==> flow/design.v <==
module cordic_phase_shifter #(parameter DEPTH = 1, LOG2_PHASE_SCALE = 1)(
input clk,
input rst_n,
input signed [8:0] x_in,
input signed [8:0] y_in,
input signed [31:0] p,
output reg signed [8:0] x_out,
output reg signed [8:0] y_out,
output reg signed [31:0] phase_final
);
wire signed [31:0] atan_table [0:30];
   assign atan_table[0]  = 32'b00100000000000000000000000000000; 
   assign atan_table[1]  = 32'b00010010111001000000010100011101; 
   assign atan_table[2]  = 32'b00001001111110110011100001011011; 
   assign atan_table[3]  = 32'b00000101000100010001000111010100; 
   assign atan_table[4]  = 32'b00000010100010110000110101000011;
   assign atan_table[5]  = 32'b00000001010001011101011111100001;
   assign atan_table[6]  = 32'b00000000101000101111011000011110;
   assign atan_table[7]  = 32'b00000000010100010111110001010101;
   assign atan_table[8]  = 32'b00000000001010001011111001010011;
   assign atan_table[9]  = 32'b00000000000101000101111100101110;
   assign atan_table[10] = 32'b00000000000010100010111110011000;
   assign atan_table[11] = 32'b00000000000001010001011111001100;
   assign atan_table[12] = 32'b00000000000000101000101111100110;
   assign atan_table[13] = 32'b00000000000000010100010111110011;
   assign atan_table[14] = 32'b00000000000000001010001011111001;
   assign atan_table[15] = 32'b00000000000000000101000101111101;
   assign atan_table[16] = 32'b00000000000000000010100010111110;
   assign atan_table[17] = 32'b00000000000000000001010001011111;
   assign atan_table[18] = 32'b00000000000000000000101000101111;
   assign atan_table[19] = 32'b00000000000000000000010100011000;
   assign atan_table[20] = 32'b00000000000000000000001010001100;
   assign atan_table[21] = 32'b00000000000000000000000101000110;
   assign atan_table[22] = 32'b00000000000000000000000010100011;
   assign atan_table[23] = 32'b00000000000000000000000001010001;
   assign atan_table[24] = 32'b00000000000000000000000000101000;
   assign atan_table[25] = 32'b00000000000000000000000000010100;
   assign atan_table[26] = 32'b00000000000000000000000000001010;
   assign atan_table[27] = 32'b00000000000000000000000000000101;
   assign atan_table[28] = 32'b00000000000000000000000000000010;
   assign atan_table[29] = 32'b00000000000000000000000000000001;
   assign atan_table[30] = 32'b00000000000000000000000000000000;
reg signed [8:0] next_x_out, next_y_out;
reg signed [31:0] next_phase_final;
wire signed [31:0] atan_val;
always @(posedge clk) begin
    if (!rst_n) begin
        x_out <= x_in;
        y_out <= y_in;
        phase_final <= p;
    end 
    else begin
        x_out <= next_x_out;
        y_out <= next_y_out;
        phase_final <= next_phase_final;
    end
end
localparam [8:0] DEPTH_CASTED = DEPTH[8:0];
assign atan_val = atan_table[DEPTH_CASTED] >>> LOG2_PHASE_SCALE;
always @* begin
    next_x_out = x_in + (y_in >>> DEPTH_CASTED);
    next_y_out = y_in - (x_in >>> DEPTH_CASTED);
    next_phase_final = p + atan_val;
    if (p[31] == 1'b0) begin
        next_x_out = x_in - (y_in >>> DEPTH_CASTED);
        next_y_out = y_in + (x_in >>> DEPTH_CASTED);
        next_phase_final = p - atan_val;
    end
end
endmodule
module pipeline(
input clk,
input rst_n,
input signed [8:0] x_in,
input signed [8:0] y_in,
input signed [31:0] phase_in,
input in_valid,
output signed [8:0] x_out,
output signed [8:0] y_out,
output signed [31:0] phase_out,
output out_valid
);
    wire signed [8:0] x_stage [0:31];
    wire signed [8:0] y_stage [0:31];
    wire signed [31:0] phase_stage [0:31];
    assign x_stage[0] = x_in;
    assign y_stage[0] = y_in;
    assign phase_stage[0] = phase_in;
genvar i;
generate
        for (i = 0; i < 31; i = i + 1) begin : cordic_stages
            cordic_phase_shifter #(
                .DEPTH(i),
                .LOG2_PHASE_SCALE(0)
            ) stage_inst (
                .clk(clk),
                .rst_n(rst_n),
                .x_in(x_stage[i]),
                .y_in(y_stage[i]),
                .p(phase_stage[i]),
                .x_out(x_stage[i+1]),
                .y_out(y_stage[i+1]),
                .phase_final(phase_stage[i+1])
            );
        end
endgenerate
    reg [30:0] valid_stage;
    always @(posedge clk) begin
        if (!rst_n)
            valid_stage <= 31'd0;
        else
            valid_stage <= {valid_stage[29:0], in_valid};
    end
    assign out_valid = valid_stage[30];
    assign x_out = x_stage[31];
    assign y_out = y_stage[31];
    assign phase_out = phase_stage[31];
endmodule
# Reports on pipeline
# The steps from the RTL of pipeline to its reports follow in flow order.
# Line numbers count from 1 in the design file above.
# Operators carry their Yosys type and port widths (W data, S select, Z words).
# Library cell names are shortened.
# The mark -- stands for no value.
dict set report setup {
  design {pipeline}
  clock {clk}
  library {sky130hd}
  lib_corner {tt_025C_1v80}
}

# Word-level counts
# Source: Yosys, flattened and elaborated. Widths are those after wreduce; folded enables and synchronous resets count as part of the registers. Registers that Yosys merges into a memory's read port (data or address) are not register bits. Print and check cells do not count. Equal cells are merged and count once.
dict set report word_totals {
  reg_bits 1581
  input_bits 53
  out_inout_bits 51
}
dict set report op_classes {
  n_addsub 183
  n_mux 184
}
# cell n
set ops {}
lappend ops {{$mux W32} 60}
lappend ops {{$mux W9} 124}
lappend ops {{$add A9 B1 Y9} 46}
lappend ops {{$sub A9 B1 Y9} 46}
lappend ops {{$add A32 B10 Y32 const B} 1}
lappend ops {{$sub A32 B10 Y32 const B} 1}
lappend ops {{$add A32 B11 Y32 const B} 1}
lappend ops {{$sub A32 B11 Y32 const B} 1}
lappend ops {{$add A32 B12 Y32 const B} 1}
lappend ops {{$sub A32 B12 Y32 const B} 1}
lappend ops {{$add A32 B13 Y32 const B} 1}
lappend ops {{$sub A32 B13 Y32 const B} 1}
lappend ops {{$add A32 B14 Y32 const B} 1}
lappend ops {{$sub A32 B14 Y32 const B} 1}
lappend ops {{$add A32 B15 Y32 const B} 1}
lappend ops {{$sub A32 B15 Y32 const B} 1}
lappend ops {{$add A32 B16 Y32 const B} 1}
lappend ops {{$sub A32 B16 Y32 const B} 1}
lappend ops {{$add A32 B17 Y32 const B} 1}
lappend ops {{$sub A32 B17 Y32 const B} 1}
lappend ops {{$add A32 B18 Y32 const B} 1}
lappend ops {{$sub A32 B18 Y32 const B} 1}
lappend ops {{$add A32 B19 Y32 const B} 1}
lappend ops {{$sub A32 B19 Y32 const B} 1}
lappend ops {{$add A32 B2 Y32 const B} 1}
lappend ops {{$sub A32 B2 Y32 const B} 1}
lappend ops {{$add A32 B20 Y32 const B} 1}
lappend ops {{$sub A32 B20 Y32 const B} 1}
# Not listed: further kinds 52, cells in them 67.

# Logic depth
# Longest topological path by Yosys (ltp), each cell counted once; first at word level (registers and memories cut), then after technology mapping (sequential cells cut; the memories' decode and read muxes count).
dict set report logic_depth {
  ltp_word 3
  abc_area 1
  depth_mapped 17
  ltp_nobuf 17
}

# After synthesis
# Yosys stat after the flow's synthesis: flattened, memories mapped to cells. It holds for the ABC_AREA given above (unset counts as 0); a run with the other value may have another netlist.
# Totals and module areas in this step are rounded.
dict set report synth_totals {
  stdcells 22047
  synth_area_um2 133000
  seq_area_um2 31700
  ff_cells 1581
  buf_cells 341
}
# type n
set types {}
lappend types {nand2_1 8563}
lappend types {dfxtp_1 1581}
lappend types {ha_1 1378}
lappend types {inv_1 3345}
lappend types {nand3_1 1694}
lappend types {a21oi_1 1128}
lappend types {nor2_1 1461}
lappend types {o21ai_0 959}
lappend types {xnor2_1 395}
lappend types {fa_1 93}
lappend types {xor2_1 202}
lappend types {nand3b_1 164}
lappend types {nand4_1 189}
lappend types {buf_2 208}
lappend types {o21bai_1 110}
lappend types {a21o_1 64}
lappend types {a31oi_1 75}
lappend types {nor3_1 91}
# Not listed: further types 21, cells in them 347.

# Worst setup path after synthesis
# OpenSTA on the mapped netlist: ideal clock, no wires. The path of least setup slack (recovery checks aside). Input and output delay are each 20% of the period. Register names are those of the netlist, which keeps one name where synthesis merged equal registers.
dict set report synth_path {
  path_kind {input-to-reg}
  from {in x_in[0]}
  to {reg cordic_stages[0].stage_inst.x_out[4]}
  clock_period_ns 10.0
  in_delay_ns 2.000
  setup_time_ns 0.074
  t_first_pin_ns 2.000
  t_arrival_ns 3.317
  slack_ns 6.609
  path_delay_ns 1.391
  stages 10
  path_buffers 0
  period_less_setup_slack_ns 3.391
}
# "path_delay_ns" is the arrival time less input delay plus setup time.
# "stages" counts driving pins, that of a launching flip-flop among them; a cell with two outputs on the path counts twice.
# "period_less_setup_slack_ns" is the clock period less the worst setup slack; recovery checks do not enter. This is arithmetic on one report: input and output delays are still those of the set period (20% each).
# Between the ends stands the longest chain of elaborated cells between them, by number of cells; it is not shown to be the way that was timed. Of several equally long chains one is given.
# Each line given opens the expression or statement behind the cell; cells for indexed reads and writes are added by Yosys, which also makes memories of some case tables.
dict set report synth_via {
  cell_sequence {ha_1 -> inv_1 -> fa_1 -> inv_1 -> nand2_1 -> nand2_1 -> nand2_1 -> xor2_1 -> or2_2 -> a31oi_1}
  elab_chain_len 3
  cone_cells 4
  cone_classes {add/sub: 2; mux: 2}
}
# element line_no
set synth_lines {}
lappend synth_lines {{from (decl)} 74} ;# input signed [8:0] x_in,
lappend synth_lines {{$sub A9 B9 Y9} 65} ;# next_x_out = x_in - (y_in >>> DEPTH_CASTED);
lappend synth_lines {{$mux W9} 64} ;# if (p[31] == 1'b0) begin
lappend synth_lines {{$mux W9} 47} ;# if (!rst_n) begin
lappend synth_lines {{to (assign)} 48} ;# x_out <= x_in;
lappend synth_lines {{to (assign)} 53} ;# x_out <= next_x_out;
lappend synth_lines {{to (decl)} 7} ;# output reg signed [8:0] x_out,

# Timing after layout
# From the final timing report of run A: the path of least setup slack in the routed layout; clock arrival at registers is part of the times.
dict set report layout_path {
  path_kind {input-to-reg}
  from {in rst_n}
  to {reg cordic_stages[2].stage_inst.phase_final[31]}
  clock_period_ns 10.0
  in_delay_ns 2.00
  setup_time_ns 0.06
  t_first_pin_ns 2.00
  t_arrival_ns 5.47
  slack_ns 5.35
  stages 9
  path_buffers 6
}
# Between the ends stands the longest chain of elaborated cells between them, by number of cells; it is not shown to be the way that was timed. Of several equally long chains one is given.
dict set report layout_via {
  cell_sequence {clkdlybuf4s50_1 -> inv_2 -> buf_4 -> buf_6 -> buf_4 -> buf_2 -> buf_2 -> nand2_1 -> nand2_1}
  elab_chain_len 1
  cone_cells 1
  lines_between 1
  cone_classes {mux: 1}
}
# element line_no
set layout_lines {}
lappend layout_lines {{from (decl)} 73} ;# input rst_n,
lappend layout_lines {{$mux W32} 47} ;# if (!rst_n) begin
lappend layout_lines {{to (assign)} 50} ;# phase_final <= p;
lappend layout_lines {{to (assign)} 55} ;# phase_final <= next_phase_final;
lappend layout_lines {{to (decl)} 9} ;# output reg signed [31:0] phase_final

# 5 stored runs of pipeline in the flow (synthesis by Yosys, layout by OpenROAD, sky130hd cells), in arbitrary order. Constraints: input delay and output delay 20% of the set period each, output load 0.01 pF.
# The results are shown rounded.
run="run A" settings ABC_AREA=1 CELL_PAD_IN_SITES_GLOBAL_PLACEMENT=1 CORE_UTILIZATION=40 CTS_CLUSTER_DIAMETER=188 GPL_TIMING_DRIVEN=0 PLACE_DENSITY_LB_ADDON=0.14 SLEW_MARGIN=5 TNS_END_PERCENT=5 period_ns=10.0 CAP_MARGIN=20 CORE_MARGIN=2
run="run A" results synthArea_um2=133000 final_setup_ws_ns=5.35 die_area_um2=337000 tns_ns=0.000 post_route_stdcell_area_um2=147000
run="run B" settings ABC_AREA=0 CELL_PAD_IN_SITES_GLOBAL_PLACEMENT=3 CORE_MARGIN=6 CORE_UTILIZATION=31 CTS_CLUSTER_SIZE=63 GPL_ROUTABILITY_DRIVEN=0 HOLD_SLACK_MARGIN=0.23 MIN_ROUTING_LAYER="met2" PLACE_DENSITY=0.94 SETUP_SLACK_MARGIN=0.86 SLEW_MARGIN=10 period_ns=3.19 CAP_MARGIN=20
run="run B" results synthArea_um2=110000 final_setup_ws_ns=-0.057 die_area_um2=370000 tns_ns=-0.249 post_route_stdcell_area_um2=140000
run="run C" settings ABC_AREA=1 CELL_PAD_IN_SITES_GLOBAL_PLACEMENT=0 CORE_ASPECT_RATIO=1.72 CORE_UTILIZATION=40 CTS_CLUSTER_DIAMETER=188 CTS_CLUSTER_SIZE=30 GPL_ROUTABILITY_DRIVEN=0 GPL_TIMING_DRIVEN=0 PLACE_DENSITY_LB_ADDON=0.06 SLEW_MARGIN=5 TNS_END_PERCENT=5 period_ns=3.04 CAP_MARGIN=20 CORE_MARGIN=2
run="run C" results synthArea_um2=133000 final_setup_ws_ns=-0.095 die_area_um2=337000 tns_ns=-0.346 post_route_stdcell_area_um2=142000
run="run D" settings ABC_AREA=1 CELL_PAD_IN_SITES_GLOBAL_PLACEMENT=1 CORE_UTILIZATION=40 CTS_CLUSTER_DIAMETER=188 CTS_CLUSTER_SIZE=30 GPL_TIMING_DRIVEN=0 PLACE_DENSITY_LB_ADDON=0.06 SLEW_MARGIN=5 TNS_END_PERCENT=5 period_ns=3.04 CAP_MARGIN=20 CORE_MARGIN=2
run="run D" results synthArea_um2=133000 final_setup_ws_ns=-0.164 die_area_um2=337000 tns_ns=-0.694 post_route_stdcell_area_um2=142000
run="run E" settings ABC_AREA=1 CORE_ASPECT_RATIO=0.89 CORE_MARGIN=6 CORE_UTILIZATION=23 CTS_CLUSTER_SIZE=59 MIN_ROUTING_LAYER="met2" PLACE_DENSITY=0.41 SLEW_MARGIN=25 period_ns=4.63 CAP_MARGIN=20
run="run E" results synthArea_um2=133000 final_setup_ws_ns=0.922 die_area_um2=596000 tns_ns=0.000 post_route_stdcell_area_um2=150000
